==> flow/design.v <==
module RegFile(  
   input clk,
   input reset,
   input [3:0] A1,
   input [3:0] A2,
   input [3:0] A3,    
   input [31:0] WD3,  
   input RegWrite,    
   input [31:0] PCPlus8,    
   output [31:0] RD1,    
   output [31:0] RD2    
   );
   reg[31:0] R[15:0]; 
   integer i;
   always @ (posedge clk or posedge reset)
   begin   
         if (reset) 
         begin
            for (i=0; i<16 ;i=i+1)
            begin
				R[i] <= 32'b0;
            end
         end
         else 
         begin         
            if(RegWrite == 1'b1) begin  
               R[A3] <= WD3;
            end
            R[15] <= PCPlus8;
         end
   end
   assign RD1 = R[A1];
   assign RD2 = R[A2];
endmodule
-- From RTL to reports: RegFile
The steps from the RTL of RegFile to its reports follow in flow order.
Lines are those of the file above, counted from 1.
Operators: Yosys type, input widths -> output width; for muxes data width and select width s.
Not given: -
- top module: RegFile
- clock port: clk
- library: sky130hd
- corner: tt_025C_1v80

-- Elaborated design
Source: Yosys, flattened and elaborated. Widths are those after wreduce. Registers that Yosys merges into a memory's read port (data or address) are not register bits. Print and check cells do not count. Equal cells are merged and count once.
- noted register bits after elaboration: 512
- noted bits of input ports: 79
- noted output and inout port bits: 64
- elaborated cells at 80
- equal/unequal tests at 44
- noted muxes and demuxes: 2
- reductions and logical operators: 18
- operators with widths (operator ; number):
    $pmux 32 s16 ; 2
    $eq 4x4->1 const B ; 23
    $eq 4x3->1 const B ; 12
    $reduce_and 2->1 ; 15
    $eq 4x2->1 const B ; 6
    $eq 4x1->1 const B ; 3
    $logic_not 4->1 ; 3

-- Logic depth
Yosys ltp: most cells in a row. Word level: on the elaborated netlist, between registers, memories and ports. Mapped: between sequential cells and ports; inverters and the memories' decode and read muxes count.
- noted word-level depth: 2
- noted ABC_AREA: 0
- mapped depth at 9
- gate-level depth less buffers: 5

-- Netlist
The flow's flattened synthesis, as Yosys stat reports it; memories are mapped. The netlist is that of the ABC_AREA named above (0 if unset); the other value can give another one.
- noted cells in the netlist: 2332
- chip area (Yosys): 27087.2 um2
- sequential part of the area at 12812.3 um2
- flip-flop cells at 512
- buffer cells: 230
- cell types (type ; number ; area in all (um2)):
    sky130_fd_sc_hd__dfrtp_1 ; 512 ; 1.28E+04
    sky130_fd_sc_hd__mux2_2 ; 496 ; 5.59E+03
    sky130_fd_sc_hd__a22oi_1 ; 136 ; 1.02E+03
    sky130_fd_sc_hd__mux2i_1 ; 94 ; 940.902
    sky130_fd_sc_hd__a22o_1 ; 83 ; 726.947
    sky130_fd_sc_hd__buf_2 ; 106 ; 530.509
    sky130_fd_sc_hd__mux2_1 ; 43 ; 484.214
    sky130_fd_sc_hd__o22ai_1 ; 75 ; 469.2
    sky130_fd_sc_hd__a21oi_1 ; 90 ; 450.432
    sky130_fd_sc_hd__nor2_1 ; 102 ; 382.867
    sky130_fd_sc_hd__clkbuf_1 ; 92 ; 345.331
    sky130_fd_sc_hd__a222oi_1 ; 32 ; 320.307
    sky130_fd_sc_hd__nand2_1 ; 82 ; 307.795
    sky130_fd_sc_hd__a31oi_1 ; 49 ; 306.544
    sky130_fd_sc_hd__nor2b_1 ; 47 ; 294.032
    sky130_fd_sc_hd__o221ai_1 ; 25 ; 218.96
    sky130_fd_sc_hd__o21ai_0 ; 41 ; 205.197
    sky130_fd_sc_hd__a221oi_1 ; 19 ; 166.41
Other cell types: 41; their cells: 208.

-- Worst setup path after synthesis
Path of least setup slack by OpenSTA after synthesis, without wires, with an ideal clock, recovery checks aside; 20% of the period is set as input and as output delay. Where synthesis merged equal registers, the netlist keeps one of their names.
- path kind: input to output
- start: input port A2[1]
- end: output port RD2[19]
- period at 6.0 ns
- external input delay at 1.200 ns
- external output delay at 1.200 ns
- noted time at the first pin: 1.200 ns
- arrival at 2.536 ns
- noted data required time: 4.800 ns
- setup slack: 2.264 ns
- path delay at 1.336 ns
- driving pins on the path: 6
- noted path buffers: 3
- noted synthesis period reached: 3.736 ns
"path delay" = arrival - input delay + setup time.
A path that ends at an output port has no setup time.
"driving pins on the path" counts driving pins, that of a launching flip-flop among them; a cell with two outputs on the path counts twice.
"synthesis period reached" = period - worst setup slack (recovery checks aside). The figure is calculated, with input and output delays left at 20% of the set period.
The rows between start and end are the longest chain of elaborated cells between them; the timing report does not say that the signal goes this way. Where chains are equally long, one stands for them.
Each line given opens the expression or statement behind the cell; cells for indexed reads and writes are added by Yosys, which also makes memories of some case tables.
- cell sequence: sky130_fd_sc_hd__buf_6 -> sky130_fd_sc_hd__buf_4 -> sky130_fd_sc_hd__clkbuf_1 -> sky130_fd_sc_hd__mux2_2 -> sky130_fd_sc_hd__a222oi_1 -> sky130_fd_sc_hd__a31oi_1
- noted cells in the longest elaborated chain: 2
- noted elaborated cells between the ends (all ways): 17
- RTL lines with such cells at 1
- classes of those cells: eq/ne: 15; mux: 1; reduce/logical: 1
- ends and longest elaborated chain, post-synthesis (item ; line ; RTL):
    start: declaration ; 5 ; input [3:0] A2,
    $eq 4x4->1 ; 33 ; assign RD2 = R[A2];
    $pmux 32 s16 ; 33 ;
    end: declaration ; 11 ; output [31:0] RD2

-- Timing after layout
From the final timing report of job 2: the path of least setup slack in the routed layout; clock arrival at registers is part of the times.
- path kind: input to output
- start: input port A2[3]
- end: output port RD2[10]
- period at 8.67 ns
- external input delay at 1.73 ns
- external output delay at 1.73 ns
- noted time at the first pin: 1.73 ns
- arrival at 6.10 ns
- noted data required time: 6.94 ns
- setup slack: 0.84 ns
- driving pins on the path: 8
- noted path buffers: 4
The rows between start and end are the longest chain of elaborated cells between them; the timing report does not say that the signal goes this way. Where chains are equally long, one stands for them.
- cell sequence: sky130_fd_sc_hd__clkdlybuf4s50_1 -> sky130_fd_sc_hd__buf_4 -> sky130_fd_sc_hd__nand2_1 -> sky130_fd_sc_hd__nor3_4 -> sky130_fd_sc_hd__buf_2 -> sky130_fd_sc_hd__a221oi_1 -> sky130_fd_sc_hd__a31oi_1 -> sky130_fd_sc_hd__clkdlybuf4s50_1
- noted cells in the longest elaborated chain: 2
- noted elaborated cells between the ends (all ways): 17
- RTL lines with such cells at 1
- classes of those cells: eq/ne: 15; mux: 1; reduce/logical: 1
- ends and longest elaborated chain, post-layout (item ; line ; RTL):
    start: declaration ; 5 ; input [3:0] A2,
    $eq 4x4->1 ; 33 ; assign RD2 = R[A2];
    $pmux 32 s16 ; 33 ;
    end: declaration ; 11 ; output [31:0] RD2

Ticket comment

Measured results for RegFile: 4 stored runs of the Yosys and OpenROAD flow on sky130hd. The settings differ; the order carries no meaning. The constraints put input and output delay at 20% of the set period each and load the outputs with 0.01 pF.
"period achieved" is the run's clock period less its worst setup slack. It is reckoned from that one timing run; input and output delays stay at 20% of the period that was set.
By "time on the worst setup path" is meant the share of the clock period that the worst setup path is allowed (20% is reserved at inputs, 20% at outputs), minus its slack. Clock arrival times at its registers enter into it.
"total power after layout" rests on the timing tool's default activity at the inputs, not on a simulated workload.

Job 1

==> flow/run.sh <==
#!/bin/bash
# the make line also repeats the synthesis and layout settings of config.mk as NAME=value (left out here)
make -C /OpenROAD-flow-scripts/flow DESIGN_CONFIG=/design/flow/config.mk WORK_HOME=/design/flow/orfs CLKGATE_MAP_FILE= finish
==> flow/config.mk <==
export PLATFORM = sky130hd
export DESIGN_NAME = RegFile
export DESIGN_NICKNAME = RegFile
export VERILOG_FILES = /design/flow/design.v
export SDC_FILE = /design/flow/constraint.sdc
export NUM_CORES = 4
export LEC_CHECK = 0
export ABC_AREA = 1
export CAP_MARGIN = 35
export CELL_PAD_IN_SITES_DETAIL_PLACEMENT = 2
export CELL_PAD_IN_SITES_GLOBAL_PLACEMENT = 0
export CORE_ASPECT_RATIO = 1.3
export CORE_MARGIN = 8
export CORE_UTILIZATION = 39
export CTS_CLUSTER_DIAMETER = 51
export GPL_TIMING_DRIVEN = 0
export HOLD_SLACK_MARGIN = 0.11
export PLACE_DENSITY_LB_ADDON = 0.09
export SETUP_SLACK_MARGIN = 0.97
export SLEW_MARGIN = 30
export TNS_END_PERCENT = 40
==> flow/constraint.sdc <==
create_clock -name core_clock -period 4.11 [get_ports {clk}]
set_input_delay 0.8220 -clock core_clock [delete_from_list [all_inputs] [get_ports {clk}]]
set_output_delay 0.8220 -clock core_clock [all_outputs]
set_load 0.01 [all_outputs]

Job 1: not finished: routing ended with error GRT-0232.

Job 2

==> flow/run.sh <==
#!/bin/bash
# the make line also repeats the synthesis and layout settings of config.mk as NAME=value (left out here)
make -C /OpenROAD-flow-scripts/flow DESIGN_CONFIG=/design/flow/config.mk WORK_HOME=/design/flow/orfs CLKGATE_MAP_FILE= finish
==> flow/config.mk <==
export PLATFORM = sky130hd
export DESIGN_NAME = RegFile
export DESIGN_NICKNAME = RegFile
export VERILOG_FILES = /design/flow/design.v
export SDC_FILE = /design/flow/constraint.sdc
export NUM_CORES = 4
export LEC_CHECK = 0
export CAP_MARGIN = 5
export CELL_PAD_IN_SITES_GLOBAL_PLACEMENT = 3
export CORE_MARGIN = 5
export CORE_UTILIZATION = 39
export CTS_CLUSTER_DIAMETER = 218
export GPL_TIMING_DRIVEN = 0
export HOLD_SLACK_MARGIN = 0.11
export SLEW_MARGIN = 15
export TNS_END_PERCENT = 40
==> flow/constraint.sdc <==
create_clock -name core_clock -period 8.67 [get_ports {clk}]
set_input_delay 1.7340 -clock core_clock [delete_from_list [all_inputs] [get_ports {clk}]]
set_output_delay 1.7340 -clock core_clock [all_outputs]
set_load 0.01 [all_outputs]

Measured in job 2:
- setup total negative slack at 0.000 ns
- noted the full die area: 74824.1 um2
- total power after layout at 7607 µW
- noted the period achieved: 7.831 ns
- setup slack of the worst path: 0.839 ns
- post-synthesis cell area: 27087.2 um2
- standard-cell area of the final layout at 31989.4 um2
- time on the worst setup path at 4.36 ns
- worst setup path type: input to output
- post-route utilization at 0.466

Job 3

==> flow/run.sh <==
#!/bin/bash
# the make line also repeats the synthesis and layout settings of config.mk as NAME=value (left out here)
make -C /OpenROAD-flow-scripts/flow DESIGN_CONFIG=/design/flow/config.mk WORK_HOME=/design/flow/orfs CLKGATE_MAP_FILE= finish
==> flow/config.mk <==
export PLATFORM = sky130hd
export DESIGN_NAME = RegFile
export DESIGN_NICKNAME = RegFile
export VERILOG_FILES = /design/flow/design.v
export SDC_FILE = /design/flow/constraint.sdc
export NUM_CORES = 4
export LEC_CHECK = 0
export CAP_MARGIN = 20
export CORE_ASPECT_RATIO = 0.7
export CORE_MARGIN = 5
export CORE_UTILIZATION = 51
export GPL_TIMING_DRIVEN = 0
export MAX_ROUTING_LAYER = met4
export PLACE_DENSITY = 0.91
export SETUP_SLACK_MARGIN = 0.37
export SLEW_MARGIN = 20
export TNS_END_PERCENT = 100
==> flow/constraint.sdc <==
create_clock -name core_clock -period 4.48 [get_ports {clk}]
set_input_delay 0.8960 -clock core_clock [delete_from_list [all_inputs] [get_ports {clk}]]
set_output_delay 0.8960 -clock core_clock [all_outputs]
set_load 0.01 [all_outputs]

Measured in job 3:
- setup total negative slack at 0.000 ns
- noted the full die area: 57894.6 um2
- total power after layout at 14798 µW
- noted the period achieved: 4.187 ns
- setup slack of the worst path: 0.293 ns
- post-synthesis cell area: 27087.2 um2
- standard-cell area of the final layout at 32951.6 um2
- time on the worst setup path at 2.39 ns
- worst setup path type: input to output
- post-route utilization at 0.629

Job 4

==> flow/run.sh <==
#!/bin/bash
# the make line also repeats the synthesis and layout settings of config.mk as NAME=value (left out here)
make -C /OpenROAD-flow-scripts/flow DESIGN_CONFIG=/design/flow/config.mk WORK_HOME=/design/flow/orfs CLKGATE_MAP_FILE= finish
==> flow/config.mk <==
export PLATFORM = sky130hd
export DESIGN_NAME = RegFile
export DESIGN_NICKNAME = RegFile
export VERILOG_FILES = /design/flow/design.v
export SDC_FILE = /design/flow/constraint.sdc
export NUM_CORES = 4
export LEC_CHECK = 0
export CAP_MARGIN = 20
export CELL_PAD_IN_SITES_GLOBAL_PLACEMENT = 3
export CORE_MARGIN = 2
export CORE_UTILIZATION = 40
export GPL_TIMING_DRIVEN = 0
export HOLD_SLACK_MARGIN = 0.11
export SLEW_MARGIN = 20
export TNS_END_PERCENT = 40
==> flow/constraint.sdc <==
create_clock -name core_clock -period 8.67 [get_ports {clk}]
set_input_delay 1.7340 -clock core_clock [delete_from_list [all_inputs] [get_ports {clk}]]
set_output_delay 1.7340 -clock core_clock [all_outputs]
set_load 0.01 [all_outputs]

Measured in job 4:
- setup total negative slack at 0.000 ns
- noted the full die area: 69814.9 um2
- total power after layout at 7806 µW
- noted the period achieved: 7.869 ns
- setup slack of the worst path: 0.801 ns
- post-synthesis cell area: 27087.2 um2
- standard-cell area of the final layout at 32147.1 um2
- time on the worst setup path at 4.40 ns
- worst setup path type: input to output
- post-route utilization at 0.479
